==> flow/design.v <==
`timescale 1ns/10ps
module IOTDF( clk, rst, in_en, iot_in, fn_sel, busy, valid, iot_out);
input          clk;
input          rst;
input          in_en;
input  [7:0]   iot_in;
input  [2:0]   fn_sel;
output         busy;
output         valid;
output [127:0] iot_out;
localparam ENCRYPT = 1, DECRYPT = 2, CRC_GEN = 3, TOP2MAX = 4, LAST2MIN = 5;
localparam FUNC_LEFT_1 = 0, FUNC_LEFT_2 = 1, FUNC_RIGHT_1 = 2, FUNC_RIGHT_2 = 3, FUNC_KEEP = 4;
reg [3:0]cnt_read_r, cnt_read_w;  
reg [2:0]cnt_round_r, cnt_round_w;  
reg [1:0]start_output_flag_r, start_output_flag_w;  
reg [2:0] fn_sel_r;
wire [2:0]fn_sel_w = fn_sel;
reg [127:0]iot_in_r, iot_in_w;
reg valid_r;
reg [127:0]iot_out1_r, iot_out1_w;
reg [127:0]iot_out2_r, iot_out2_w;
wire [63:0]IP_out;
wire [31:0]IP_out_L, IP_out_R;
wire [63:0]FP_in, FP_out;
wire [31:0]XOR_out, XOR_in1, XOR_in2;
reg [31:0]MUX_out1_63_32, MUX_out1_31_0;
wire [63:0]MUX_out1_127_64;
wire [55:0]MUX_sub_key_gen_in;
reg [2:0]sub_key_gen_func;
wire [55:0]PC1_out;
wire [47:0]KEY;
wire [55:0]KEY_before_PC2_w, KEY_before_PC2_r;  
wire [2:0]CRC_remainder;
reg [10:0]crc_dividend_in;
reg [127:0]crc_iot_out1_w;
reg Is_in_biggerthan_out1_r, Is_in_biggerthan_out1_w;  
reg Is_in_biggerthan_out2_r, Is_in_biggerthan_out2_w;  
wire Is_in_biggerthan_out1_8b, Is_in_biggerthan_out2_8b;  
wire Is_in_equal_out1_8b, Is_in_equal_out2_8b;  
reg [7:0]cmp_in_in, cmp_in_out1, cmp_in_out2;  
assign busy = 0;
assign valid = valid_r; 
assign iot_out = ((fn_sel_r==TOP2MAX || fn_sel_r==LAST2MIN) && cnt_read_r==1)? iot_out1_r:iot_out2_r;  
always@(*)begin
	cnt_read_w = (in_en)?cnt_read_r + 1'b1:cnt_read_r;
end
always@(posedge clk or posedge rst)begin
	if(rst) cnt_read_r <= 0;
	else cnt_read_r <= cnt_read_w;
end
always@(*)begin
	cnt_round_w = (cnt_read_r==15)? cnt_round_r + 1'b1:cnt_round_r;
end
always@(posedge clk or posedge rst)begin
	if(rst) cnt_round_r <= 0;
	else cnt_round_r <= cnt_round_w;
end
always@(*)begin
	if(start_output_flag_r==0 && cnt_read_r==15)start_output_flag_w = 1;
	else if(start_output_flag_r==1 && cnt_read_r==15)start_output_flag_w = 2;
	else start_output_flag_w = start_output_flag_r;
end
always@(posedge clk or posedge rst)begin
	if(rst) start_output_flag_r <= 0;
	else start_output_flag_r <= start_output_flag_w;
end
always@(posedge clk)begin  
	if(rst)begin end
	else fn_sel_r <= fn_sel_w;
end
always@(posedge clk or posedge rst)begin
	if(rst) valid_r <= 1'b0;
	else if((fn_sel_r==TOP2MAX || fn_sel_r==LAST2MIN))begin
		valid_r <= ((cnt_read_r==0 || cnt_read_r==1) && cnt_round_r==0 && start_output_flag_r == 2);
	end
	else begin
		valid_r <= (cnt_read_r==0 && start_output_flag_r == 2);
	end 
end
always@(posedge clk)begin
	if(rst)begin end
	else iot_in_r <= iot_in_w;
end
always@(*)begin
	iot_out1_w = iot_out1_r;
	if(fn_sel_r==ENCRYPT || fn_sel_r==DECRYPT)begin
		iot_out1_w[63:0] = {MUX_out1_63_32, MUX_out1_31_0};
		iot_out1_w[119:64] = KEY_before_PC2_w;
	end
	else if(fn_sel_r==CRC_GEN)begin
		if(cnt_read_r==0)iot_out1_w = iot_in_r;
		else iot_out1_w = crc_iot_out1_w;
	end
	else begin  
		if(cnt_round_r==1 && cnt_read_r==0)begin  
			iot_out1_w = iot_in_r; 
		end
		else if(cnt_read_r==0)begin  
			if((fn_sel_r==TOP2MAX  &&   Is_in_biggerthan_out1_w &&  Is_in_biggerthan_out2_w)||
			   (fn_sel_r==LAST2MIN && (!Is_in_biggerthan_out1_w)&&(!Is_in_biggerthan_out2_w))) iot_out1_w = iot_in_r;
		end
	end
end
always@(posedge clk)begin
	if(rst)begin end
	else iot_out1_r <= iot_out1_w;
end
always@(*)begin
	iot_out2_w = iot_out2_r;
	if(fn_sel_r==ENCRYPT || fn_sel_r==DECRYPT)begin
		if(cnt_read_r==0)iot_out2_w[63:0] = FP_out;  
		if(cnt_read_r==1)iot_out2_w[127:64] = iot_in_r[127:64];  
	end
	else if(fn_sel_r==CRC_GEN)begin
		if(cnt_read_r==0)iot_out2_w = CRC_remainder; 
	end
	else begin  
		if(cnt_round_r==1 && cnt_read_r==0)begin  
			iot_out2_w = (fn_sel_r==TOP2MAX)? 0:{128{1'b1}};  
		end
		else if(cnt_read_r==0)begin  
			if(fn_sel_r==TOP2MAX && Is_in_biggerthan_out2_w)begin
				if(Is_in_biggerthan_out1_w) iot_out2_w = iot_out1_r;
				else iot_out2_w = iot_in_r;
			end
			if(fn_sel_r==LAST2MIN && !Is_in_biggerthan_out2_w)begin
				if(!Is_in_biggerthan_out1_w) iot_out2_w = iot_out1_r;
				else iot_out2_w = iot_in_r;
			end
		end
	end
end
always@(posedge clk)begin
	if(rst)begin end
	else iot_out2_r <= iot_out2_w;
end
assign IP_out = {iot_in_r[ 6],iot_in_r[14],iot_in_r[22],iot_in_r[30]
			    ,iot_in_r[38],iot_in_r[46],iot_in_r[54],iot_in_r[62]
			    ,iot_in_r[ 4],iot_in_r[12],iot_in_r[20],iot_in_r[28]
			    ,iot_in_r[36],iot_in_r[44],iot_in_r[52],iot_in_r[60]
			    ,iot_in_r[ 2],iot_in_r[10],iot_in_r[18],iot_in_r[26]
			    ,iot_in_r[34],iot_in_r[42],iot_in_r[50],iot_in_r[58]
			    ,iot_in_r[ 0],iot_in_r[ 8],iot_in_r[16],iot_in_r[24]
			    ,iot_in_r[32],iot_in_r[40],iot_in_r[48],iot_in_r[56]
			    ,iot_in_r[ 7],iot_in_r[15],iot_in_r[23],iot_in_r[31]
			    ,iot_in_r[39],iot_in_r[47],iot_in_r[55],iot_in_r[63]
			    ,iot_in_r[ 5],iot_in_r[13],iot_in_r[21],iot_in_r[29]
			    ,iot_in_r[37],iot_in_r[45],iot_in_r[53],iot_in_r[61]
			    ,iot_in_r[ 3],iot_in_r[11],iot_in_r[19],iot_in_r[27]
			    ,iot_in_r[35],iot_in_r[43],iot_in_r[51],iot_in_r[59]
			    ,iot_in_r[ 1],iot_in_r[ 9],iot_in_r[17],iot_in_r[25]
			    ,iot_in_r[33],iot_in_r[41],iot_in_r[49],iot_in_r[57]};
assign 	{IP_out_L, IP_out_R} = IP_out;
assign FP_in = {XOR_out, iot_out1_r[31:0]};
assign FP_out = {FP_in[24],FP_in[56],FP_in[16],FP_in[48]
			    ,FP_in[ 8],FP_in[40],FP_in[ 0],FP_in[32]
			    ,FP_in[25],FP_in[57],FP_in[17],FP_in[49]
			    ,FP_in[ 9],FP_in[41],FP_in[ 1],FP_in[33]
			    ,FP_in[26],FP_in[58],FP_in[18],FP_in[50]
			    ,FP_in[10],FP_in[42],FP_in[ 2],FP_in[34]
			    ,FP_in[27],FP_in[59],FP_in[19],FP_in[51]
			    ,FP_in[11],FP_in[43],FP_in[ 3],FP_in[35]
			    ,FP_in[28],FP_in[60],FP_in[20],FP_in[52]
			    ,FP_in[12],FP_in[44],FP_in[ 4],FP_in[36]
			    ,FP_in[29],FP_in[61],FP_in[21],FP_in[53]
			    ,FP_in[13],FP_in[45],FP_in[ 5],FP_in[37]
			    ,FP_in[30],FP_in[62],FP_in[22],FP_in[54]
			    ,FP_in[14],FP_in[46],FP_in[ 6],FP_in[38]
			    ,FP_in[31],FP_in[63],FP_in[23],FP_in[55]
			    ,FP_in[15],FP_in[47],FP_in[ 7],FP_in[39]};
assign PC1_out = {iot_in_r[ 71],iot_in_r[ 79],iot_in_r[ 87],iot_in_r[95]
				 ,iot_in_r[103],iot_in_r[111],iot_in_r[119],iot_in_r[127]
				 ,iot_in_r[ 70],iot_in_r[ 78],iot_in_r[ 86],iot_in_r[94]
				 ,iot_in_r[102],iot_in_r[110],iot_in_r[118],iot_in_r[126]
				 ,iot_in_r[ 69],iot_in_r[ 77],iot_in_r[ 85],iot_in_r[93]
				 ,iot_in_r[101],iot_in_r[109],iot_in_r[117],iot_in_r[125]
				 ,iot_in_r[ 68],iot_in_r[ 76],iot_in_r[ 84],iot_in_r[92]
				 ,iot_in_r[ 65],iot_in_r[ 73],iot_in_r[ 81],iot_in_r[89]
				 ,iot_in_r[ 97],iot_in_r[105],iot_in_r[113],iot_in_r[121]
				 ,iot_in_r[ 66],iot_in_r[ 74],iot_in_r[ 82],iot_in_r[90]
				 ,iot_in_r[ 98],iot_in_r[106],iot_in_r[114],iot_in_r[122]
				 ,iot_in_r[ 67],iot_in_r[ 75],iot_in_r[ 83],iot_in_r[91]
				 ,iot_in_r[ 99],iot_in_r[107],iot_in_r[115],iot_in_r[123]
				 ,iot_in_r[100],iot_in_r[108],iot_in_r[116],iot_in_r[124]};
assign KEY_before_PC2_r = iot_out1_r[119:64];
assign KEY = {KEY_before_PC2_r[42],KEY_before_PC2_r[39],KEY_before_PC2_r[45],KEY_before_PC2_r[32]			     
			 ,KEY_before_PC2_r[55],KEY_before_PC2_r[51],KEY_before_PC2_r[53],KEY_before_PC2_r[28]			     
			 ,KEY_before_PC2_r[41],KEY_before_PC2_r[50],KEY_before_PC2_r[35],KEY_before_PC2_r[46]			     
			 ,KEY_before_PC2_r[33],KEY_before_PC2_r[37],KEY_before_PC2_r[44],KEY_before_PC2_r[52]			     
			 ,KEY_before_PC2_r[30],KEY_before_PC2_r[48],KEY_before_PC2_r[40],KEY_before_PC2_r[49]			     
			 ,KEY_before_PC2_r[29],KEY_before_PC2_r[36],KEY_before_PC2_r[43],KEY_before_PC2_r[54]			     
			 ,KEY_before_PC2_r[15],KEY_before_PC2_r[ 4],KEY_before_PC2_r[25],KEY_before_PC2_r[19]			     
			 ,KEY_before_PC2_r[ 9],KEY_before_PC2_r[ 1],KEY_before_PC2_r[26],KEY_before_PC2_r[16]			     
			 ,KEY_before_PC2_r[ 5],KEY_before_PC2_r[11],KEY_before_PC2_r[23],KEY_before_PC2_r[ 8]			     
			 ,KEY_before_PC2_r[12],KEY_before_PC2_r[ 7],KEY_before_PC2_r[17],KEY_before_PC2_r[ 0]			     
			 ,KEY_before_PC2_r[22],KEY_before_PC2_r[ 3],KEY_before_PC2_r[10],KEY_before_PC2_r[14]			
			 ,KEY_before_PC2_r[ 6],KEY_before_PC2_r[20],KEY_before_PC2_r[27],KEY_before_PC2_r[24]};
always@(*)begin
	if(fn_sel_r==1)begin  
		if(cnt_read_r==0||cnt_read_r==1||cnt_read_r==8||cnt_read_r==15) sub_key_gen_func = FUNC_LEFT_1;  
		else sub_key_gen_func = FUNC_LEFT_2;  
	end
	else begin  
		if(cnt_read_r==0||cnt_read_r==1||cnt_read_r==8||cnt_read_r==15) sub_key_gen_func = (cnt_read_r==0)? FUNC_KEEP:FUNC_RIGHT_1;  
		else sub_key_gen_func = FUNC_RIGHT_2;  
	end
end
Sub_Key Sub_Key_u(
	.sub_key_in(MUX_sub_key_gen_in),
	.func_in(sub_key_gen_func),
	.sub_key_out(KEY_before_PC2_w));	
F_Function F_Function_u(
.key_in(KEY),
.R_in(iot_out1_r[31:0]),
.F_out(XOR_in2));
assign XOR_in1 = iot_out1_r[63:32];
assign XOR_out = XOR_in1 ^ XOR_in2;
assign MUX_sub_key_gen_in = (cnt_read_r==0)? PC1_out:KEY_before_PC2_r;
always@(*)begin
	if(cnt_read_r==0)MUX_out1_63_32 = IP_out_L;
	else MUX_out1_63_32 = iot_out1_r[31:0];
end
always@(*)begin
	if(cnt_read_r==0)MUX_out1_31_0 = IP_out_R;
	else MUX_out1_31_0 = XOR_out;
end
CRC_Gen CRC_Gen_u(
.crc_dividend_in(crc_dividend_in),  
.crc_remainder_out(CRC_remainder));
always@(*)begin
	Is_in_biggerthan_out1_w = (Is_in_equal_out1_8b)? Is_in_biggerthan_out1_r:Is_in_biggerthan_out1_8b;
	Is_in_biggerthan_out2_w = (Is_in_equal_out2_8b)? Is_in_biggerthan_out2_r:Is_in_biggerthan_out2_8b;
end
always@(posedge clk)begin
	if(rst)begin end
	else begin
		Is_in_biggerthan_out1_r <= Is_in_biggerthan_out1_w;
		Is_in_biggerthan_out2_r <= Is_in_biggerthan_out2_w;
	end
end
always@(*)begin
	iot_in_w = iot_in_r;
	crc_iot_out1_w = iot_out1_r;
	case(cnt_read_r)
	1:begin
		cmp_in_in   =   iot_in_r[7:0];
		cmp_in_out1 = iot_out1_r[7:0];
		cmp_in_out2 = iot_out2_r[7:0];
		iot_in_w[15:8] = iot_in;
		crc_dividend_in = iot_out1_r[127:117];
		crc_iot_out1_w[119:117] = CRC_remainder;
	end
	2:begin
		cmp_in_in   =   iot_in_r[15:8];
		cmp_in_out1 = iot_out1_r[15:8];
		cmp_in_out2 = iot_out2_r[15:8];
		iot_in_w[23:16] = iot_in;
		crc_dividend_in = iot_out1_r[119:109];
		crc_iot_out1_w[111:109] = CRC_remainder;
	end
	3:begin
		cmp_in_in   =   iot_in_r[23:16];
		cmp_in_out1 = iot_out1_r[23:16];
		cmp_in_out2 = iot_out2_r[23:16];
		iot_in_w[31:24] = iot_in;
		crc_dividend_in = iot_out1_r[111:101];
		crc_iot_out1_w[103:101] = CRC_remainder;
	end
	4:begin
		cmp_in_in   =   iot_in_r[31:24];
		cmp_in_out1 = iot_out1_r[31:24];
		cmp_in_out2 = iot_out2_r[31:24];
		iot_in_w[39:32] = iot_in;
		crc_dividend_in = iot_out1_r[103:93];
		crc_iot_out1_w[95:93] = CRC_remainder;
	end
	5:begin
		cmp_in_in   =   iot_in_r[39:32];
		cmp_in_out1 = iot_out1_r[39:32];
		cmp_in_out2 = iot_out2_r[39:32];
		iot_in_w[47:40] = iot_in;
		crc_dividend_in = iot_out1_r[95:85];
		crc_iot_out1_w[87:85] = CRC_remainder;
	end
	6:begin
		cmp_in_in   =   iot_in_r[47:40];
		cmp_in_out1 = iot_out1_r[47:40];
		cmp_in_out2 = iot_out2_r[47:40];
		iot_in_w[55:48] = iot_in;
		crc_dividend_in = iot_out1_r[87:77];
		crc_iot_out1_w[79:77] = CRC_remainder;
	end
	7:begin
		cmp_in_in   =   iot_in_r[55:48];
		cmp_in_out1 = iot_out1_r[55:48];
		cmp_in_out2 = iot_out2_r[55:48];
		iot_in_w[63:56] = iot_in;
		crc_dividend_in = iot_out1_r[79:69];
		crc_iot_out1_w[71:69] = CRC_remainder;
	end
	8:begin
		cmp_in_in   =   iot_in_r[63:56];
		cmp_in_out1 = iot_out1_r[63:56];
		cmp_in_out2 = iot_out2_r[63:56];
		iot_in_w[71:64] = iot_in;
		crc_dividend_in = iot_out1_r[71:61];
		crc_iot_out1_w[63:61] = CRC_remainder;
	end
	9:begin
		cmp_in_in   =   iot_in_r[71:64];
		cmp_in_out1 = iot_out1_r[71:64];
		cmp_in_out2 = iot_out2_r[71:64];
		iot_in_w[79:72] = iot_in;
		crc_dividend_in = iot_out1_r[63:53];
		crc_iot_out1_w[55:53] = CRC_remainder;
	end
	10:begin
		cmp_in_in   =   iot_in_r[79:72];
		cmp_in_out1 = iot_out1_r[79:72];
		cmp_in_out2 = iot_out2_r[79:72];
		iot_in_w[87:80] = iot_in;
		crc_dividend_in = iot_out1_r[55:45];
		crc_iot_out1_w[47:45] = CRC_remainder;
	end
	11:begin
		cmp_in_in   =   iot_in_r[87:80];
		cmp_in_out1 = iot_out1_r[87:80];
		cmp_in_out2 = iot_out2_r[87:80];
		iot_in_w[95:88] = iot_in;
		crc_dividend_in = iot_out1_r[47:37];
		crc_iot_out1_w[39:37] = CRC_remainder;
	end
	12:begin
		cmp_in_in   =   iot_in_r[95:88];
		cmp_in_out1 = iot_out1_r[95:88];
		cmp_in_out2 = iot_out2_r[95:88];
		iot_in_w[103:96] = iot_in;
		crc_dividend_in = iot_out1_r[39:29];
		crc_iot_out1_w[31:29] = CRC_remainder;
	end
	13:begin
		cmp_in_in   =   iot_in_r[103:96];
		cmp_in_out1 = iot_out1_r[103:96];
		cmp_in_out2 = iot_out2_r[103:96];
		iot_in_w[111:104] = iot_in;
		crc_dividend_in = iot_out1_r[31:21];
		crc_iot_out1_w[23:21] = CRC_remainder;
	end
	14:begin
		cmp_in_in   =   iot_in_r[111:104];
		cmp_in_out1 = iot_out1_r[111:104];
		cmp_in_out2 = iot_out2_r[111:104];
		iot_in_w[119:112] = iot_in;
		crc_dividend_in = iot_out1_r[23:13];
		crc_iot_out1_w[15:13] = CRC_remainder;
	end
	15:begin
		cmp_in_in   =   iot_in_r[119:112];
		cmp_in_out1 = iot_out1_r[119:112];
		cmp_in_out2 = iot_out2_r[119:112];
		iot_in_w[127:120] = iot_in;
		crc_dividend_in = iot_out1_r[15:5];
		crc_iot_out1_w[7:5] = CRC_remainder;
	end
	0:begin
		cmp_in_in   =   iot_in_r[127:120];
		cmp_in_out1 = iot_out1_r[127:120];
		cmp_in_out2 = iot_out2_r[127:120];
		iot_in_w[7:0] = iot_in;
		crc_dividend_in = {iot_out1_r[7:0], 3'b0};
	end
	endcase
end
assign Is_in_biggerthan_out1_8b = (cmp_in_in > cmp_in_out1);
assign Is_in_biggerthan_out2_8b = (cmp_in_in > cmp_in_out2);
assign Is_in_equal_out1_8b = (cmp_in_in == cmp_in_out1);
assign Is_in_equal_out2_8b = (cmp_in_in == cmp_in_out2);
endmodule
module F_Function(
input   [47:0] key_in,
input   [31:0] R_in,
output  [31:0] F_out);
wire [47:0]expansion_out = {R_in[ 0],R_in[31],R_in[30],R_in[29]
						   ,R_in[28],R_in[27],R_in[28],R_in[27]
						   ,R_in[26],R_in[25],R_in[24],R_in[23]
						   ,R_in[24],R_in[23],R_in[22],R_in[21]
						   ,R_in[20],R_in[19],R_in[20],R_in[19]
						   ,R_in[18],R_in[17],R_in[16],R_in[15]
						   ,R_in[16],R_in[15],R_in[14],R_in[13]
						   ,R_in[12],R_in[11],R_in[12],R_in[11]
						   ,R_in[10],R_in[ 9],R_in[ 8],R_in[ 7]
						   ,R_in[ 8],R_in[ 7],R_in[ 6],R_in[ 5]
						   ,R_in[ 4],R_in[ 3],R_in[ 4],R_in[ 3]
						   ,R_in[ 2],R_in[ 1],R_in[ 0],R_in[31]};
wire [47:0]xor_out = key_in ^ expansion_out;
wire [5:0]S1_in = xor_out[47:42];
wire [5:0]S2_in = xor_out[41:36];
wire [5:0]S3_in = xor_out[35:30];
wire [5:0]S4_in = xor_out[29:24];
wire [5:0]S5_in = xor_out[23:18];
wire [5:0]S6_in = xor_out[17:12];
wire [5:0]S7_in = xor_out[11: 6];
wire [5:0]S8_in = xor_out[ 5: 0];
reg [3:0]S1_out;
reg [3:0]S2_out;
reg [3:0]S3_out;
reg [3:0]S4_out;
reg [3:0]S5_out;
reg [3:0]S6_out;
reg [3:0]S7_out;
reg [3:0]S8_out;
always@(*)begin
	case({S1_in[5], S1_in[0]})
		2'b00:begin
			case(S1_in[4:1])
				4'b0000: S1_out = 14;
				4'b0001: S1_out = 4;
				4'b0010: S1_out = 13;
				4'b0011: S1_out = 1;
				4'b0100: S1_out = 2;
				4'b0101: S1_out = 15;
				4'b0110: S1_out = 11;
				4'b0111: S1_out = 8;
				4'b1000: S1_out = 3;
				4'b1001: S1_out = 10;
				4'b1010: S1_out = 6;
				4'b1011: S1_out = 12;
				4'b1100: S1_out = 5;
				4'b1101: S1_out = 9;
				4'b1110: S1_out = 0;
				4'b1111: S1_out = 7;
			endcase
		end
		2'b01:begin
			case(S1_in[4:1])
				4'b0000: S1_out = 0;
				4'b0001: S1_out = 15;
				4'b0010: S1_out = 7;
				4'b0011: S1_out = 4;
				4'b0100: S1_out = 14;
				4'b0101: S1_out = 2;
				4'b0110: S1_out = 13;
				4'b0111: S1_out = 1;
				4'b1000: S1_out = 10;
				4'b1001: S1_out = 6;
				4'b1010: S1_out = 12;
				4'b1011: S1_out = 11;
				4'b1100: S1_out = 9;
				4'b1101: S1_out = 5;
				4'b1110: S1_out = 3;
				4'b1111: S1_out = 8;
			endcase
		end
		2'b10:begin
			case(S1_in[4:1])
				4'b0000: S1_out = 4;
				4'b0001: S1_out = 1;
				4'b0010: S1_out = 14;
				4'b0011: S1_out = 8;
				4'b0100: S1_out = 13;
				4'b0101: S1_out = 6;
				4'b0110: S1_out = 2;
				4'b0111: S1_out = 11;
				4'b1000: S1_out = 15;
				4'b1001: S1_out = 12;
				4'b1010: S1_out = 9;
				4'b1011: S1_out = 7;
				4'b1100: S1_out = 3;
				4'b1101: S1_out = 10;
				4'b1110: S1_out = 5;
				4'b1111: S1_out = 0;
			endcase
		end
		2'b11:begin
			case(S1_in[4:1])
				4'b0000: S1_out = 15;
				4'b0001: S1_out = 12;
				4'b0010: S1_out = 8;
				4'b0011: S1_out = 2;
				4'b0100: S1_out = 4;
				4'b0101: S1_out = 9;
				4'b0110: S1_out = 1;
				4'b0111: S1_out = 7;
				4'b1000: S1_out = 5;
				4'b1001: S1_out = 11;
				4'b1010: S1_out = 3;
				4'b1011: S1_out = 14;
				4'b1100: S1_out = 10;
				4'b1101: S1_out = 0;
				4'b1110: S1_out = 6;
				4'b1111: S1_out = 13;
			endcase
		end
	endcase
end
always@(*)begin
	case({S2_in[5], S2_in[0]})
		2'b00:begin
			case(S2_in[4:1])
				4'b0000: S2_out = 15;
				4'b0001: S2_out = 1;
				4'b0010: S2_out = 8;
				4'b0011: S2_out = 14;
				4'b0100: S2_out = 6;
				4'b0101: S2_out = 11;
				4'b0110: S2_out = 3;
				4'b0111: S2_out = 4;
				4'b1000: S2_out = 9;
				4'b1001: S2_out = 7;
				4'b1010: S2_out = 2;
				4'b1011: S2_out = 13;
				4'b1100: S2_out = 12;
				4'b1101: S2_out = 0;
				4'b1110: S2_out = 5;
				4'b1111: S2_out = 10;
			endcase
		end
		2'b01:begin
			case(S2_in[4:1])
				4'b0000: S2_out = 3;
				4'b0001: S2_out = 13;
				4'b0010: S2_out = 4;
				4'b0011: S2_out = 7;
				4'b0100: S2_out = 15;
				4'b0101: S2_out = 2;
				4'b0110: S2_out = 8;
				4'b0111: S2_out = 14;
				4'b1000: S2_out = 12;
				4'b1001: S2_out = 0;
				4'b1010: S2_out = 1;
				4'b1011: S2_out = 10;
				4'b1100: S2_out = 6;
				4'b1101: S2_out = 9;
				4'b1110: S2_out = 11;
				4'b1111: S2_out = 5;
			endcase
		end
		2'b10:begin
			case(S2_in[4:1])
				4'b0000: S2_out = 0;
				4'b0001: S2_out = 14;
				4'b0010: S2_out = 7;
				4'b0011: S2_out = 11;
				4'b0100: S2_out = 10;
				4'b0101: S2_out = 4;
				4'b0110: S2_out = 13;
				4'b0111: S2_out = 1;
				4'b1000: S2_out = 5;
				4'b1001: S2_out = 8;
				4'b1010: S2_out = 12;
				4'b1011: S2_out = 6;
				4'b1100: S2_out = 9;
				4'b1101: S2_out = 3;
				4'b1110: S2_out = 2;
				4'b1111: S2_out = 15;
			endcase
		end
		2'b11:begin
			case(S2_in[4:1])
				4'b0000: S2_out = 13;
				4'b0001: S2_out = 8;
				4'b0010: S2_out = 10;
				4'b0011: S2_out = 1;
				4'b0100: S2_out = 3;
				4'b0101: S2_out = 15;
				4'b0110: S2_out = 4;
				4'b0111: S2_out = 2;
				4'b1000: S2_out = 11;
				4'b1001: S2_out = 6;
				4'b1010: S2_out = 7;
				4'b1011: S2_out = 12;
				4'b1100: S2_out = 0;
				4'b1101: S2_out = 5;
				4'b1110: S2_out = 14;
				4'b1111: S2_out = 9;
			endcase
		end
	endcase
end
always@(*)begin
	case({S3_in[5], S3_in[0]})
		2'b00:begin
			case(S3_in[4:1])
				4'b0000: S3_out = 10;
				4'b0001: S3_out = 0;
				4'b0010: S3_out = 9;
				4'b0011: S3_out = 14;
				4'b0100: S3_out = 6;
				4'b0101: S3_out = 3;
				4'b0110: S3_out = 15;
				4'b0111: S3_out = 5;
				4'b1000: S3_out = 1;
				4'b1001: S3_out = 13;
				4'b1010: S3_out = 12;
				4'b1011: S3_out = 7;
				4'b1100: S3_out = 11;
				4'b1101: S3_out = 4;
				4'b1110: S3_out = 2;
				4'b1111: S3_out = 8;
			endcase
		end
		2'b01:begin
			case(S3_in[4:1])
				4'b0000: S3_out = 13;
				4'b0001: S3_out = 7;
				4'b0010: S3_out = 0;
				4'b0011: S3_out = 9;
				4'b0100: S3_out = 3;
				4'b0101: S3_out = 4;
				4'b0110: S3_out = 6;
				4'b0111: S3_out = 10;
				4'b1000: S3_out = 2;
				4'b1001: S3_out = 8;
				4'b1010: S3_out = 5;
				4'b1011: S3_out = 14;
				4'b1100: S3_out = 12;
				4'b1101: S3_out = 11;
				4'b1110: S3_out = 15;
				4'b1111: S3_out = 1;
			endcase
		end
		2'b10:begin
			case(S3_in[4:1])
				4'b0000: S3_out = 13;
				4'b0001: S3_out = 6;
				4'b0010: S3_out = 4;
				4'b0011: S3_out = 9;
				4'b0100: S3_out = 8;
				4'b0101: S3_out = 15;
				4'b0110: S3_out = 3;
				4'b0111: S3_out = 0;
				4'b1000: S3_out = 11;
				4'b1001: S3_out = 1;
				4'b1010: S3_out = 2;
				4'b1011: S3_out = 12;
				4'b1100: S3_out = 5;
				4'b1101: S3_out = 10;
				4'b1110: S3_out = 14;
				4'b1111: S3_out = 7;
			endcase
		end
		2'b11:begin
			case(S3_in[4:1])
				4'b0000: S3_out = 1;
				4'b0001: S3_out = 10;
				4'b0010: S3_out = 13;
				4'b0011: S3_out = 0;
				4'b0100: S3_out = 6;
				4'b0101: S3_out = 9;
				4'b0110: S3_out = 8;
				4'b0111: S3_out = 7;
				4'b1000: S3_out = 4;
				4'b1001: S3_out = 15;
				4'b1010: S3_out = 14;
				4'b1011: S3_out = 3;
				4'b1100: S3_out = 11;
				4'b1101: S3_out = 5;
				4'b1110: S3_out = 2;
				4'b1111: S3_out = 12;
			endcase
		end
	endcase
end
always@(*)begin
	case({S4_in[5], S4_in[0]})
		2'b00:begin
			case(S4_in[4:1])
				4'b0000: S4_out = 7;
				4'b0001: S4_out = 13;
				4'b0010: S4_out = 14;
				4'b0011: S4_out = 3;
				4'b0100: S4_out = 0;
				4'b0101: S4_out = 6;
				4'b0110: S4_out = 9;
				4'b0111: S4_out = 10;
				4'b1000: S4_out = 1;
				4'b1001: S4_out = 2;
				4'b1010: S4_out = 8;
				4'b1011: S4_out = 5;
				4'b1100: S4_out = 11;
				4'b1101: S4_out = 12;
				4'b1110: S4_out = 4;
				4'b1111: S4_out = 15;
			endcase
		end
		2'b01:begin
			case(S4_in[4:1])
				4'b0000: S4_out = 13;
				4'b0001: S4_out = 8;
				4'b0010: S4_out = 11;
				4'b0011: S4_out = 5;
				4'b0100: S4_out = 6;
				4'b0101: S4_out = 15;
				4'b0110: S4_out = 0;
				4'b0111: S4_out = 3;
				4'b1000: S4_out = 4;
				4'b1001: S4_out = 7;
				4'b1010: S4_out = 2;
				4'b1011: S4_out = 12;
				4'b1100: S4_out = 1;
				4'b1101: S4_out = 10;
				4'b1110: S4_out = 14;
				4'b1111: S4_out = 9;
			endcase
		end
		2'b10:begin
			case(S4_in[4:1])
				4'b0000: S4_out = 10;
				4'b0001: S4_out = 6;
				4'b0010: S4_out = 9;
				4'b0011: S4_out = 0;
				4'b0100: S4_out = 12;
				4'b0101: S4_out = 11;
				4'b0110: S4_out = 7;
				4'b0111: S4_out = 13;
				4'b1000: S4_out = 15;
				4'b1001: S4_out = 1;
				4'b1010: S4_out = 3;
				4'b1011: S4_out = 14;
				4'b1100: S4_out = 5;
				4'b1101: S4_out = 2;
				4'b1110: S4_out = 8;
				4'b1111: S4_out = 4;
			endcase
		end
		2'b11:begin
			case(S4_in[4:1])
				4'b0000: S4_out = 3;
				4'b0001: S4_out = 15;
				4'b0010: S4_out = 0;
				4'b0011: S4_out = 6;
				4'b0100: S4_out = 10;
				4'b0101: S4_out = 1;
				4'b0110: S4_out = 13;
				4'b0111: S4_out = 8;
				4'b1000: S4_out = 9;
				4'b1001: S4_out = 4;
				4'b1010: S4_out = 5;
				4'b1011: S4_out = 11;
				4'b1100: S4_out = 12;
				4'b1101: S4_out = 7;
				4'b1110: S4_out = 2;
				4'b1111: S4_out = 14;
			endcase
		end
	endcase
end
always@(*)begin
	case({S5_in[5], S5_in[0]})
		2'b00:begin
			case(S5_in[4:1])
				4'b0000: S5_out = 2;
				4'b0001: S5_out = 12;
				4'b0010: S5_out = 4;
				4'b0011: S5_out = 1;
				4'b0100: S5_out = 7;
				4'b0101: S5_out = 10;
				4'b0110: S5_out = 11;
				4'b0111: S5_out = 6;
				4'b1000: S5_out = 8;
				4'b1001: S5_out = 5;
				4'b1010: S5_out = 3;
				4'b1011: S5_out = 15;
				4'b1100: S5_out = 13;
				4'b1101: S5_out = 0;
				4'b1110: S5_out = 14;
				4'b1111: S5_out = 9;
			endcase
		end
		2'b01:begin
			case(S5_in[4:1])
				4'b0000: S5_out = 14;
				4'b0001: S5_out = 11;
				4'b0010: S5_out = 2;
				4'b0011: S5_out = 12;
				4'b0100: S5_out = 4;
				4'b0101: S5_out = 7;
				4'b0110: S5_out = 13;
				4'b0111: S5_out = 1;
				4'b1000: S5_out = 5;
				4'b1001: S5_out = 0;
				4'b1010: S5_out = 15;
				4'b1011: S5_out = 10;
				4'b1100: S5_out = 3;
				4'b1101: S5_out = 9;
				4'b1110: S5_out = 8;
				4'b1111: S5_out = 6;
			endcase
		end
		2'b10:begin
			case(S5_in[4:1])
				4'b0000: S5_out = 4;
				4'b0001: S5_out = 2;
				4'b0010: S5_out = 1;
				4'b0011: S5_out = 11;
				4'b0100: S5_out = 10;
				4'b0101: S5_out = 13;
				4'b0110: S5_out = 7;
				4'b0111: S5_out = 8;
				4'b1000: S5_out = 15;
				4'b1001: S5_out = 9;
				4'b1010: S5_out = 12;
				4'b1011: S5_out = 5;
				4'b1100: S5_out = 6;
				4'b1101: S5_out = 3;
				4'b1110: S5_out = 0;
				4'b1111: S5_out = 14;
			endcase
		end
		2'b11:begin
			case(S5_in[4:1])
				4'b0000: S5_out = 11;
				4'b0001: S5_out = 8;
				4'b0010: S5_out = 12;
				4'b0011: S5_out = 7;
				4'b0100: S5_out = 1;
				4'b0101: S5_out = 14;
				4'b0110: S5_out = 2;
				4'b0111: S5_out = 13;
				4'b1000: S5_out = 6;
				4'b1001: S5_out = 15;
				4'b1010: S5_out = 0;
				4'b1011: S5_out = 9;
				4'b1100: S5_out = 10;
				4'b1101: S5_out = 4;
				4'b1110: S5_out = 5;
				4'b1111: S5_out = 3;
			endcase
		end
	endcase
end
always@(*)begin
	case({S6_in[5], S6_in[0]})
		2'b00:begin
			case(S6_in[4:1])
				4'b0000: S6_out = 12;
				4'b0001: S6_out = 1;
				4'b0010: S6_out = 10;
				4'b0011: S6_out = 15;
				4'b0100: S6_out = 9;
				4'b0101: S6_out = 2;
				4'b0110: S6_out = 6;
				4'b0111: S6_out = 8;
				4'b1000: S6_out = 0;
				4'b1001: S6_out = 13;
				4'b1010: S6_out = 3;
				4'b1011: S6_out = 4;
				4'b1100: S6_out = 14;
				4'b1101: S6_out = 7;
				4'b1110: S6_out = 5;
				4'b1111: S6_out = 11;
			endcase
		end
		2'b01:begin
			case(S6_in[4:1])
				4'b0000: S6_out = 10;
				4'b0001: S6_out = 15;
				4'b0010: S6_out = 4;
				4'b0011: S6_out = 2;
				4'b0100: S6_out = 7;
				4'b0101: S6_out = 12;
				4'b0110: S6_out = 9;
				4'b0111: S6_out = 5;
				4'b1000: S6_out = 6;
				4'b1001: S6_out = 1;
				4'b1010: S6_out = 13;
				4'b1011: S6_out = 14;
				4'b1100: S6_out = 0;
				4'b1101: S6_out = 11;
				4'b1110: S6_out = 3;
				4'b1111: S6_out = 8;
			endcase
		end
		2'b10:begin
			case(S6_in[4:1])
				4'b0000: S6_out = 9;
				4'b0001: S6_out = 14;
				4'b0010: S6_out = 15;
				4'b0011: S6_out = 5;
				4'b0100: S6_out = 2;
				4'b0101: S6_out = 8;
				4'b0110: S6_out = 12;
				4'b0111: S6_out = 3;
				4'b1000: S6_out = 7;
				4'b1001: S6_out = 0;
				4'b1010: S6_out = 4;
				4'b1011: S6_out = 10;
				4'b1100: S6_out = 1;
				4'b1101: S6_out = 13;
				4'b1110: S6_out = 11;
				4'b1111: S6_out = 6;
			endcase
		end
		2'b11:begin
			case(S6_in[4:1])
				4'b0000: S6_out = 4;
				4'b0001: S6_out = 3;
				4'b0010: S6_out = 2;
				4'b0011: S6_out = 12;
				4'b0100: S6_out = 9;
				4'b0101: S6_out = 5;
				4'b0110: S6_out = 15;
				4'b0111: S6_out = 10;
				4'b1000: S6_out = 11;
				4'b1001: S6_out = 14;
				4'b1010: S6_out = 1;
				4'b1011: S6_out = 7;
				4'b1100: S6_out = 6;
				4'b1101: S6_out = 0;
				4'b1110: S6_out = 8;
				4'b1111: S6_out = 13;
			endcase
		end
	endcase
end
always@(*)begin
	case({S7_in[5], S7_in[0]})
		2'b00:begin
			case(S7_in[4:1])
				4'b0000: S7_out = 4;
				4'b0001: S7_out = 11;
				4'b0010: S7_out = 2;
				4'b0011: S7_out = 14;
				4'b0100: S7_out = 15;
				4'b0101: S7_out = 0;
				4'b0110: S7_out = 8;
				4'b0111: S7_out = 13;
				4'b1000: S7_out = 3;
				4'b1001: S7_out = 12;
				4'b1010: S7_out = 9;
				4'b1011: S7_out = 7;
				4'b1100: S7_out = 5;
				4'b1101: S7_out = 10;
				4'b1110: S7_out = 6;
				4'b1111: S7_out = 1;
			endcase
		end
		2'b01:begin
			case(S7_in[4:1])
				4'b0000: S7_out = 13;
				4'b0001: S7_out = 0;
				4'b0010: S7_out = 11;
				4'b0011: S7_out = 7;
				4'b0100: S7_out = 4;
				4'b0101: S7_out = 9;
				4'b0110: S7_out = 1;
				4'b0111: S7_out = 10;
				4'b1000: S7_out = 14;
				4'b1001: S7_out = 3;
				4'b1010: S7_out = 5;
				4'b1011: S7_out = 12;
				4'b1100: S7_out = 2;
				4'b1101: S7_out = 15;
				4'b1110: S7_out = 8;
				4'b1111: S7_out = 6;
			endcase
		end
		2'b10:begin
			case(S7_in[4:1])
				4'b0000: S7_out = 1;
				4'b0001: S7_out = 4;
				4'b0010: S7_out = 11;
				4'b0011: S7_out = 13;
				4'b0100: S7_out = 12;
				4'b0101: S7_out = 3;
				4'b0110: S7_out = 7;
				4'b0111: S7_out = 14;
				4'b1000: S7_out = 10;
				4'b1001: S7_out = 15;
				4'b1010: S7_out = 6;
				4'b1011: S7_out = 8;
				4'b1100: S7_out = 0;
				4'b1101: S7_out = 5;
				4'b1110: S7_out = 9;
				4'b1111: S7_out = 2;
			endcase
		end
		2'b11:begin
			case(S7_in[4:1])
				4'b0000: S7_out = 6;
				4'b0001: S7_out = 11;
				4'b0010: S7_out = 13;
				4'b0011: S7_out = 8;
				4'b0100: S7_out = 1;
				4'b0101: S7_out = 4;
				4'b0110: S7_out = 10;
				4'b0111: S7_out = 7;
				4'b1000: S7_out = 9;
				4'b1001: S7_out = 5;
				4'b1010: S7_out = 0;
				4'b1011: S7_out = 15;
				4'b1100: S7_out = 14;
				4'b1101: S7_out = 2;
				4'b1110: S7_out = 3;
				4'b1111: S7_out = 12;
			endcase
		end
	endcase
end
always@(*)begin
	case({S8_in[5], S8_in[0]})
		2'b00:begin
			case(S8_in[4:1])
				4'b0000: S8_out = 13;
				4'b0001: S8_out = 2;
				4'b0010: S8_out = 8;
				4'b0011: S8_out = 4;
				4'b0100: S8_out = 6;
				4'b0101: S8_out = 15;
				4'b0110: S8_out = 11;
				4'b0111: S8_out = 1;
				4'b1000: S8_out = 10;
				4'b1001: S8_out = 9;
				4'b1010: S8_out = 3;
				4'b1011: S8_out = 14;
				4'b1100: S8_out = 5;
				4'b1101: S8_out = 0;
				4'b1110: S8_out = 12;
				4'b1111: S8_out = 7;
			endcase
		end
		2'b01:begin
			case(S8_in[4:1])
				4'b0000: S8_out = 1;
				4'b0001: S8_out = 15;
				4'b0010: S8_out = 13;
				4'b0011: S8_out = 8;
				4'b0100: S8_out = 10;
				4'b0101: S8_out = 3;
				4'b0110: S8_out = 7;
				4'b0111: S8_out = 4;
				4'b1000: S8_out = 12;
				4'b1001: S8_out = 5;
				4'b1010: S8_out = 6;
				4'b1011: S8_out = 11;
				4'b1100: S8_out = 0;
				4'b1101: S8_out = 14;
				4'b1110: S8_out = 9;
				4'b1111: S8_out = 2;
			endcase
		end
		2'b10:begin
			case(S8_in[4:1])
				4'b0000: S8_out = 7;
				4'b0001: S8_out = 11;
				4'b0010: S8_out = 4;
				4'b0011: S8_out = 1;
				4'b0100: S8_out = 9;
				4'b0101: S8_out = 12;
				4'b0110: S8_out = 14;
				4'b0111: S8_out = 2;
				4'b1000: S8_out = 0;
				4'b1001: S8_out = 6;
				4'b1010: S8_out = 10;
				4'b1011: S8_out = 13;
				4'b1100: S8_out = 15;
				4'b1101: S8_out = 3;
				4'b1110: S8_out = 5;
				4'b1111: S8_out = 8;
			endcase
		end
		2'b11:begin
			case(S8_in[4:1])
				4'b0000: S8_out = 2;
				4'b0001: S8_out = 1;
				4'b0010: S8_out = 14;
				4'b0011: S8_out = 7;
				4'b0100: S8_out = 4;
				4'b0101: S8_out = 10;
				4'b0110: S8_out = 8;
				4'b0111: S8_out = 13;
				4'b1000: S8_out = 15;
				4'b1001: S8_out = 12;
				4'b1010: S8_out = 9;
				4'b1011: S8_out = 0;
				4'b1100: S8_out = 3;
				4'b1101: S8_out = 5;
				4'b1110: S8_out = 6;
				4'b1111: S8_out = 11;
			endcase
		end
	endcase
end
wire [31:0]P_in = {S1_out,S2_out,S3_out,S4_out,S5_out,S6_out,S7_out,S8_out};
assign F_out = {P_in[16],P_in[25],P_in[12],P_in[11]
			   ,P_in[ 3],P_in[20],P_in[ 4],P_in[15]
			   ,P_in[31],P_in[17],P_in[ 9],P_in[ 6]
			   ,P_in[27],P_in[14],P_in[ 1],P_in[22]
			   ,P_in[30],P_in[24],P_in[ 8],P_in[18]
			   ,P_in[ 0],P_in[ 5],P_in[29],P_in[23]
			   ,P_in[13],P_in[19],P_in[ 2],P_in[26]
			   ,P_in[10],P_in[21],P_in[28],P_in[ 7]};
endmodule
module Sub_Key(
input   [55:0] sub_key_in,
input   [2:0] func_in,
output  reg[55:0] sub_key_out);
localparam FUNC_LEFT_1 = 0, FUNC_LEFT_2 = 1, FUNC_RIGHT_1 = 2, FUNC_RIGHT_2 = 3, FUNC_KEEP = 4;
wire [27:0]sub_key_in_msb = sub_key_in[55:28];
wire [27:0]sub_key_in_lsb = sub_key_in[27:0];
wire [27:0]sub_key_in_msb_left_1 = {sub_key_in_msb[26:0], sub_key_in_msb[27]};
wire [27:0]sub_key_in_lsb_left_1 = {sub_key_in_lsb[26:0], sub_key_in_lsb[27]};
wire [27:0]sub_key_in_msb_left_2 = {sub_key_in_msb[25:0], sub_key_in_msb[27:26]};
wire [27:0]sub_key_in_lsb_left_2 = {sub_key_in_lsb[25:0], sub_key_in_lsb[27:26]};
wire [27:0]sub_key_in_msb_right_1 = {sub_key_in_msb[0], sub_key_in_msb[27:1]};
wire [27:0]sub_key_in_lsb_right_1 = {sub_key_in_lsb[0], sub_key_in_lsb[27:1]};
wire [27:0]sub_key_in_msb_right_2 = {sub_key_in_msb[1:0], sub_key_in_msb[27:2]};
wire [27:0]sub_key_in_lsb_right_2 = {sub_key_in_lsb[1:0], sub_key_in_lsb[27:2]};
always@(*)begin
	case(func_in)
		FUNC_LEFT_1: sub_key_out = {sub_key_in_msb_left_1, sub_key_in_lsb_left_1};
		FUNC_LEFT_2: sub_key_out = {sub_key_in_msb_left_2, sub_key_in_lsb_left_2};
		FUNC_RIGHT_1: sub_key_out = {sub_key_in_msb_right_1, sub_key_in_lsb_right_1};
		FUNC_RIGHT_2: sub_key_out = {sub_key_in_msb_right_2, sub_key_in_lsb_right_2};
		FUNC_KEEP: sub_key_out = sub_key_in;
		default: sub_key_out = sub_key_in;
	endcase
end
endmodule
module CRC_Gen(
input   [10:0] crc_dividend_in,
output   [2:0] crc_remainder_out);
assign crc_remainder_out[2] =  crc_dividend_in[9] ^ crc_dividend_in[8] ^ crc_dividend_in[6] ^ crc_dividend_in[5] ^ crc_dividend_in[3] ^ crc_dividend_in[2];
assign crc_remainder_out[1] =  crc_dividend_in[10] ^ crc_dividend_in[9] ^ crc_dividend_in[7] ^ crc_dividend_in[6] ^ crc_dividend_in[4] ^ crc_dividend_in[3] ^ crc_dividend_in[1];
assign crc_remainder_out[0] =  crc_dividend_in[0];
endmodule
# --- Tool chain data of IOTDF ---
# Tool output for the design above, in the order of the flow.
# Lines are those of the file above, counted from 1.
# Operators: Yosys type, input widths -> output width; for muxes data width and select width s.
# Cell names lack the library's common part.
design:
  top: "IOTDF"
  clk_port: "clk"
  cell_library: "sky130hd"
  pvt_corner: "tt_025C_1v80"

# --- Elaborated design ---
# Yosys after proc, flatten, opt, wreduce and memory -nomap, before mapping. Memory bits, and registers merged into a memory's read port (data or address), are not among the register bits. Print and check cells are not counted.
# Memory sizes are those after Yosys's memory passes, which may raise the word count (mostly to a power of two), join words into wider ones and drop unused or constant bits.
op_classes:
  add_sub_neg: 2
  compare: 2
  eq_ne: 71
  muxes: 77
  logic: 31
  reduce_logical: 106
op_table:
  columns: ["operator", "n"]
  rows:
  - ["$mux 128", 15]
  - ["$pmux 8 s16", 3]
  - ["$mux 64", 5]
  - ["$reduce_or 15->1", 16]
  - ["$pmux 56 s4", 1]
  - ["$reduce_or 14->1", 15]
  - ["$pmux 11 s16", 1]
  - ["$mux 8", 16]
  - ["$pmux 4 s4", 8]
  - ["$mux 56", 2]
  - ["$reduce_and 4->1", 16]
  - ["$mux 32", 2]
  - ["$ne 4x4->1 const B", 15]
  - ["$mux 3", 18]
  - ["$xor 48x48->48", 1]
  - ["$eq 2x2->1 const B", 17]
  - ["$reduce_and 2->1", 16]
  - ["$xor 32x32->32", 1]
  - ["$eq 4x4->1 const B", 8]
  - ["$not 1->1", 18]
  - ["$eq 2x1->1 const B", 9]
  - ["$logic_not 2->1", 9]
  - ["$eq 4x3->1 const B", 4]
  - ["$gt 8x8->1", 2]
  - ["$eq 8x8->1", 2]
  - ["$reduce_and 5->1", 3]
  - ["$logic_and 1x1->1", 13]
  - ["$eq 3x2->1 const B", 4]
# Not listed: further kinds 20, cells in them 49.
bits:
  reg_bits: 399
  romBits: 2048
  n_memories: 32
  in_bits: 14
  output_inout_bits: 130
  wordCells: 363
memory_table:
  columns: ["memory", "size", "width", "read_ports", "wr", "line", "rtl"]
  rows:
  - ["(name not given)", 16, 4, 1, 0, 1003, "case(S8_in[4:1])"]
  - ["(name not given)", 16, 4, 1, 0, 1023, "case(S8_in[4:1])"]
  - ["(name not given)", 16, 4, 1, 0, 1043, "case(S8_in[4:1])"]
  - ["(name not given)", 16, 4, 1, 0, 1063, "case(S8_in[4:1])"]
  - ["(name not given)", 16, 4, 1, 0, 919, "case(S7_in[4:1])"]
  - ["(name not given)", 16, 4, 1, 0, 939, "case(S7_in[4:1])"]
# Memories not listed: 26.

# --- Longest topological paths ---
# Longest topological path by Yosys (ltp), each cell counted once; first at word level (registers and memories cut), then after technology mapping (sequential cells cut; the memories' decode and read muxes count).
logic_depth:
  ltp_word: 13
  abc_area: 1
  depth_mapped: 30
  depth_no_buf: 26

# --- Mapped cells and area ---
# The flow's flattened synthesis, as Yosys stat reports it; memories are mapped. The netlist is that of the ABC_AREA named above (0 if unset); the other value can give another one.
# Totals and module areas in this step are rounded.
by_type:
  columns: ["cell", "n", "type_area_um2"]
  rows:
  - ["edfxtp_1", 389, 1.17E+04]
  - ["nand2_1", 851, 3.19E+03]
  - ["o21ai_0", 502, 2512.41]
  - ["o22ai_1", 271, 1.7E+03]
  - ["inv_1", 437, 1.64E+03]
  - ["a21oi_1", 311, 1.56E+03]
  - ["nor2_1", 303, 1.14E+03]
  - ["ha_1", 84, 1.05E+03]
  - ["nand3_1", 194, 970.931]
  - ["clkbuf_1", 243, 912.125]
  - ["o211ai_1", 55, 412.896]
  - ["xor2_1", 45, 394.128]
  - ["nand4_1", 52, 325.312]
  - ["a221oi_1", 36, 315.302]
  - ["xnor2_1", 33, 289.027]
  - ["o2111ai_1", 30, 262.752]
  - ["a211oi_1", 34, 255.245]
  - ["dfrtp_1", 10, 250.24]
# Other cell types: 42; their cells: 277.
synth_totals:
  cells: 4157
  mapped_area_um2: 31000
  seq_area_um2: 12000
  ffs: 400
  buffers: 288

# --- Path before layout ---
# Source: OpenSTA report_checks on the synthesized netlist (no wires, ideal clock, input and output delay 20% of the period each), path of least setup slack; recovery checks are left aside. Register names are those of the netlist, which keeps one name where synthesis merged equal registers.
synth_timing:
  path_kind: "reg-to-reg"
  from: "reg cnt_read_r[0]"
  to: "reg iot_out2_r[100]"
  clock_period_ns: 6.0
  setup_ns: 0.829
  t_first_pin_ns: 0.000
  arrival_ns: 13.307
  t_required_ns: 5.171
  path_slack_ns: -8.136
  path_delay_ns: 14.136
  path_stages: 21
  n_path_buf: 4
  period_less_setup_slack_ns: 14.136
# "path_delay_ns" = arrival - input delay + setup time.
# "path_stages" counts driving pins, that of a launching flip-flop among them; a cell with two outputs on the path counts twice.
# "period_less_setup_slack_ns" = period - worst setup slack (recovery checks aside). The figure is calculated, with input and output delays left at 20% of the set period.
# The rows between start and end are the longest chain of elaborated cells between them; the timing report does not say that the signal goes this way. Where chains are equally long, one stands for them.
# A line is the first line of the expression or statement that the cell stems from. Yosys adds cells for indexed reads and writes and turns some case tables into memories.
# The path ends at the enable pin of a flip-flop; only ways to that pin are counted.
synth_via:
  cell_sequence: "dfrtp_1 inv_1 ha_1 clkbuf_1 nand2_1 clkbuf_1 buf_1 clkbuf_1 o22ai_1 nor4_1 nand4_1 ha_1 a21o_1 nor2_1 nand2_1 nand2_1 o21a_1 nand2_1 nand3_1 nor2_1 a2111oi_0"
  elab_chain_len: 8
  cone_cells: 30
  classes_between: "compare (1); eq/ne (18); mux (3); reduce/logical (8)"
synth_lines:
  columns: ["item", "line", "rtl"]
  rows:
  - ["start, declared", 13, "reg [3:0]cnt_read_r, cnt_read_w;"]
  - ["start, assigned", 48, "if(rst) cnt_read_r <= 0;"]
  - ["start, assigned", 49, "else cnt_read_r <= cnt_read_w;"]
  - ["$logic_not 4->1", 244, "case(cnt_read_r)"]
  - ["$pmux 8 s16", 244, null]
  - ["$gt 8x8->1", 375, "assign Is_in_biggerthan_out2_8b = (cmp_in_in > cmp_in_out2);"]
  - ["$mux 1", 232, "Is_in_biggerthan_out2_w = (Is_in_equal_out2_8b)? Is_in_biggerthan_out2_r:Is_in_biggerthan_out2_8b;"]
  - ["$logic_not 1->1", 126, "if(fn_sel_r==LAST2MIN && !Is_in_biggerthan_out2_w)begin"]
  - ["$logic_and 1x1->1", 126, null]
  - ["$reduce_bool 5->1", null, null]
  - ["$reduce_and 5->1", null, null]
  - ["end, assigned", 135, "else iot_out2_r <= iot_out2_w;"]
  - ["end, declared", 21, "reg [127:0]iot_out2_r, iot_out2_w;"]

# --- Timing after layout ---
# Path of least setup slack in the final report of flow run 2 (OpenROAD, finished layout, wires in). Where an end is a register, its clock arrival counts in the times.
layout_timing:
  path_kind: "reg-to-reg"
  from: "reg cnt_read_r[0]"
  to: "reg iot_out1_r[4]"
  clock_period_ns: 6.55
  setup_ns: 0.32
  t_first_pin_ns: 0.67
  arrival_ns: 6.61
  t_required_ns: 6.86
  path_slack_ns: 0.25
  path_stages: 27
  n_path_buf: 4
# The rows between start and end are the longest chain of elaborated cells between them; the timing report does not say that the signal goes this way. Where chains are equally long, one stands for them.
# The path ends at the enable pin of a flip-flop; only ways to that pin are counted.
layout_via:
  cell_sequence: "dfrtp_1 inv_1 ha_1 inv_1 nor2_2 inv_1 o22ai_1 nor3_1 a31oi_1 buf_4 ha_1 a21oi_1 nor2_1 nor2_1 nand2_1 nand2_1 o21a_1 nand2_1 nand2_1 o21ai_0 nand3_1 o21ai_1 buf_4 buf_4 or2_2 clkinv_2 buf_12"
  elab_chain_len: 10
  cone_cells: 37
  classes_between: "compare (2); eq/ne (18); mux (5); reduce/logical (12)"
layout_lines:
  columns: ["item", "line", "rtl"]
  rows:
  - ["start, declared", 13, "reg [3:0]cnt_read_r, cnt_read_w;"]
  - ["start, assigned", 48, "if(rst) cnt_read_r <= 0;"]
  - ["start, assigned", 49, "else cnt_read_r <= cnt_read_w;"]
  - ["$logic_not 4->1", 244, "case(cnt_read_r)"]
  - ["$pmux 8 s16", 244, null]
  - ["$gt 8x8->1", 374, "assign Is_in_biggerthan_out1_8b = (cmp_in_in > cmp_in_out1);"]
  - ["$mux 1", 231, "Is_in_biggerthan_out1_w = (Is_in_equal_out1_8b)? Is_in_biggerthan_out1_r:Is_in_biggerthan_out1_8b;"]
  - ["$logic_not 1->1", 100, "(fn_sel_r==LAST2MIN && (!Is_in_biggerthan_out1_w)&&(!Is_in_biggerthan_out2_w))) iot_out1_w = iot_in_r;"]
  - ["$logic_and 1x1->1 (2 in a row)", 100, null]
  - ["$logic_or 1x1->1", 99, "if((fn_sel_r==TOP2MAX && Is_in_biggerthan_out1_w && Is_in_biggerthan_out2_w)||"]
  - ["$reduce_bool 4->1", null, null]
  - ["$reduce_and 4->1", null, null]
  - ["end, assigned", 106, "else iot_out1_r <= iot_out1_w;"]
  - ["end, declared", 20, "reg [127:0]iot_out1_r, iot_out1_w;"]

Subject: flow runs of IOTDF

Hi,

Record of 2 stored runs of the RTL-to-layout flow on IOTDF, platform sky130hd. The runs are unordered. Constraints: input delay and output delay 20% of the set period each, output load 0.01 pF.
"period_less_ws_ns" = clock period - worst setup slack. The figure is calculated, with input and output delays left at 20% of the set period.
"worst_path_ns": the worst setup path's part of the clock period (all of it between registers, 20% less for each end at a port) less its slack. A launch clock that arrives late makes it longer, a capture clock that arrives late makes it shorter.
Measured values are rounded.

--- flow run 1 ---
==> flow/run.sh <==
#!/bin/bash
# the make line also repeats the synthesis and layout settings of config.mk as NAME=value (left out here)
make -C /OpenROAD-flow-scripts/flow DESIGN_CONFIG=/design/flow/config.mk WORK_HOME=/design/flow/orfs CLKGATE_MAP_FILE= finish
==> flow/config.mk <==
export PLATFORM = sky130hd
export DESIGN_NAME = IOTDF
export DESIGN_NICKNAME = IOTDF
export VERILOG_FILES = /design/flow/design.v
export SDC_FILE = /design/flow/constraint.sdc
export NUM_CORES = 4
export LEC_CHECK = 0
export ABC_AREA = 1
export CAP_MARGIN = 20
export CELL_PAD_IN_SITES_DETAIL_PLACEMENT = 0
export CELL_PAD_IN_SITES_GLOBAL_PLACEMENT = 0
export CORE_MARGIN = 3
export CORE_UTILIZATION = 30
export CTS_CLUSTER_DIAMETER = 258
export CTS_CLUSTER_SIZE = 87
export MAX_ROUTING_LAYER = met4
export MIN_ROUTING_LAYER = met2
export PLACE_DENSITY = 0.51
export SETUP_SLACK_MARGIN = 0.1
export SLEW_MARGIN = 5
export TNS_END_PERCENT = 80
==> flow/constraint.sdc <==
create_clock -name core_clock -period 7.33 [get_ports {clk}]
set_input_delay 1.4660 -clock core_clock [delete_from_list [all_inputs] [get_ports {clk}]]
set_output_delay 1.4660 -clock core_clock [all_outputs]
set_load 0.01 [all_outputs]

==> results, as YAML <==
outcome: "no final report: routing broke off with GRT-0116"

--- flow run 2 ---
==> flow/run.sh <==
#!/bin/bash
# the make line also repeats the synthesis and layout settings of config.mk as NAME=value (left out here)
make -C /OpenROAD-flow-scripts/flow DESIGN_CONFIG=/design/flow/config.mk WORK_HOME=/design/flow/orfs CLKGATE_MAP_FILE= finish
==> flow/config.mk <==
export PLATFORM = sky130hd
export DESIGN_NAME = IOTDF
export DESIGN_NICKNAME = IOTDF
export VERILOG_FILES = /design/flow/design.v
export SDC_FILE = /design/flow/constraint.sdc
export NUM_CORES = 4
export LEC_CHECK = 0
export ABC_AREA = 1
export CAP_MARGIN = 20
export CORE_MARGIN = 10
export CORE_UTILIZATION = 30
export CTS_CLUSTER_DIAMETER = 195
export MAX_ROUTING_LAYER = met4
export PLACE_DENSITY = 0.51
export SETUP_SLACK_MARGIN = 0.1
export SLEW_MARGIN = 30
export TNS_END_PERCENT = 70
==> flow/constraint.sdc <==
create_clock -name core_clock -period 6.55 [get_ports {clk}]
set_input_delay 1.3100 -clock core_clock [delete_from_list [all_inputs] [get_ports {clk}]]
set_output_delay 1.3100 -clock core_clock [all_outputs]
set_load 0.01 [all_outputs]

==> results, as YAML <==
results:
  yosys_chip_area_um2: 31000
  total_die_area_um2: 120000
  utilization_pct: 36
  final_setup_ws_ns: 0.25
  setup_tns_ns: 0.000
  ws_hold_ns: 0.46
  period_less_ws_ns: 6.301
  worst_path_ns: 6.30
  worst_setup_path_type: "reg-to-reg"

Regards
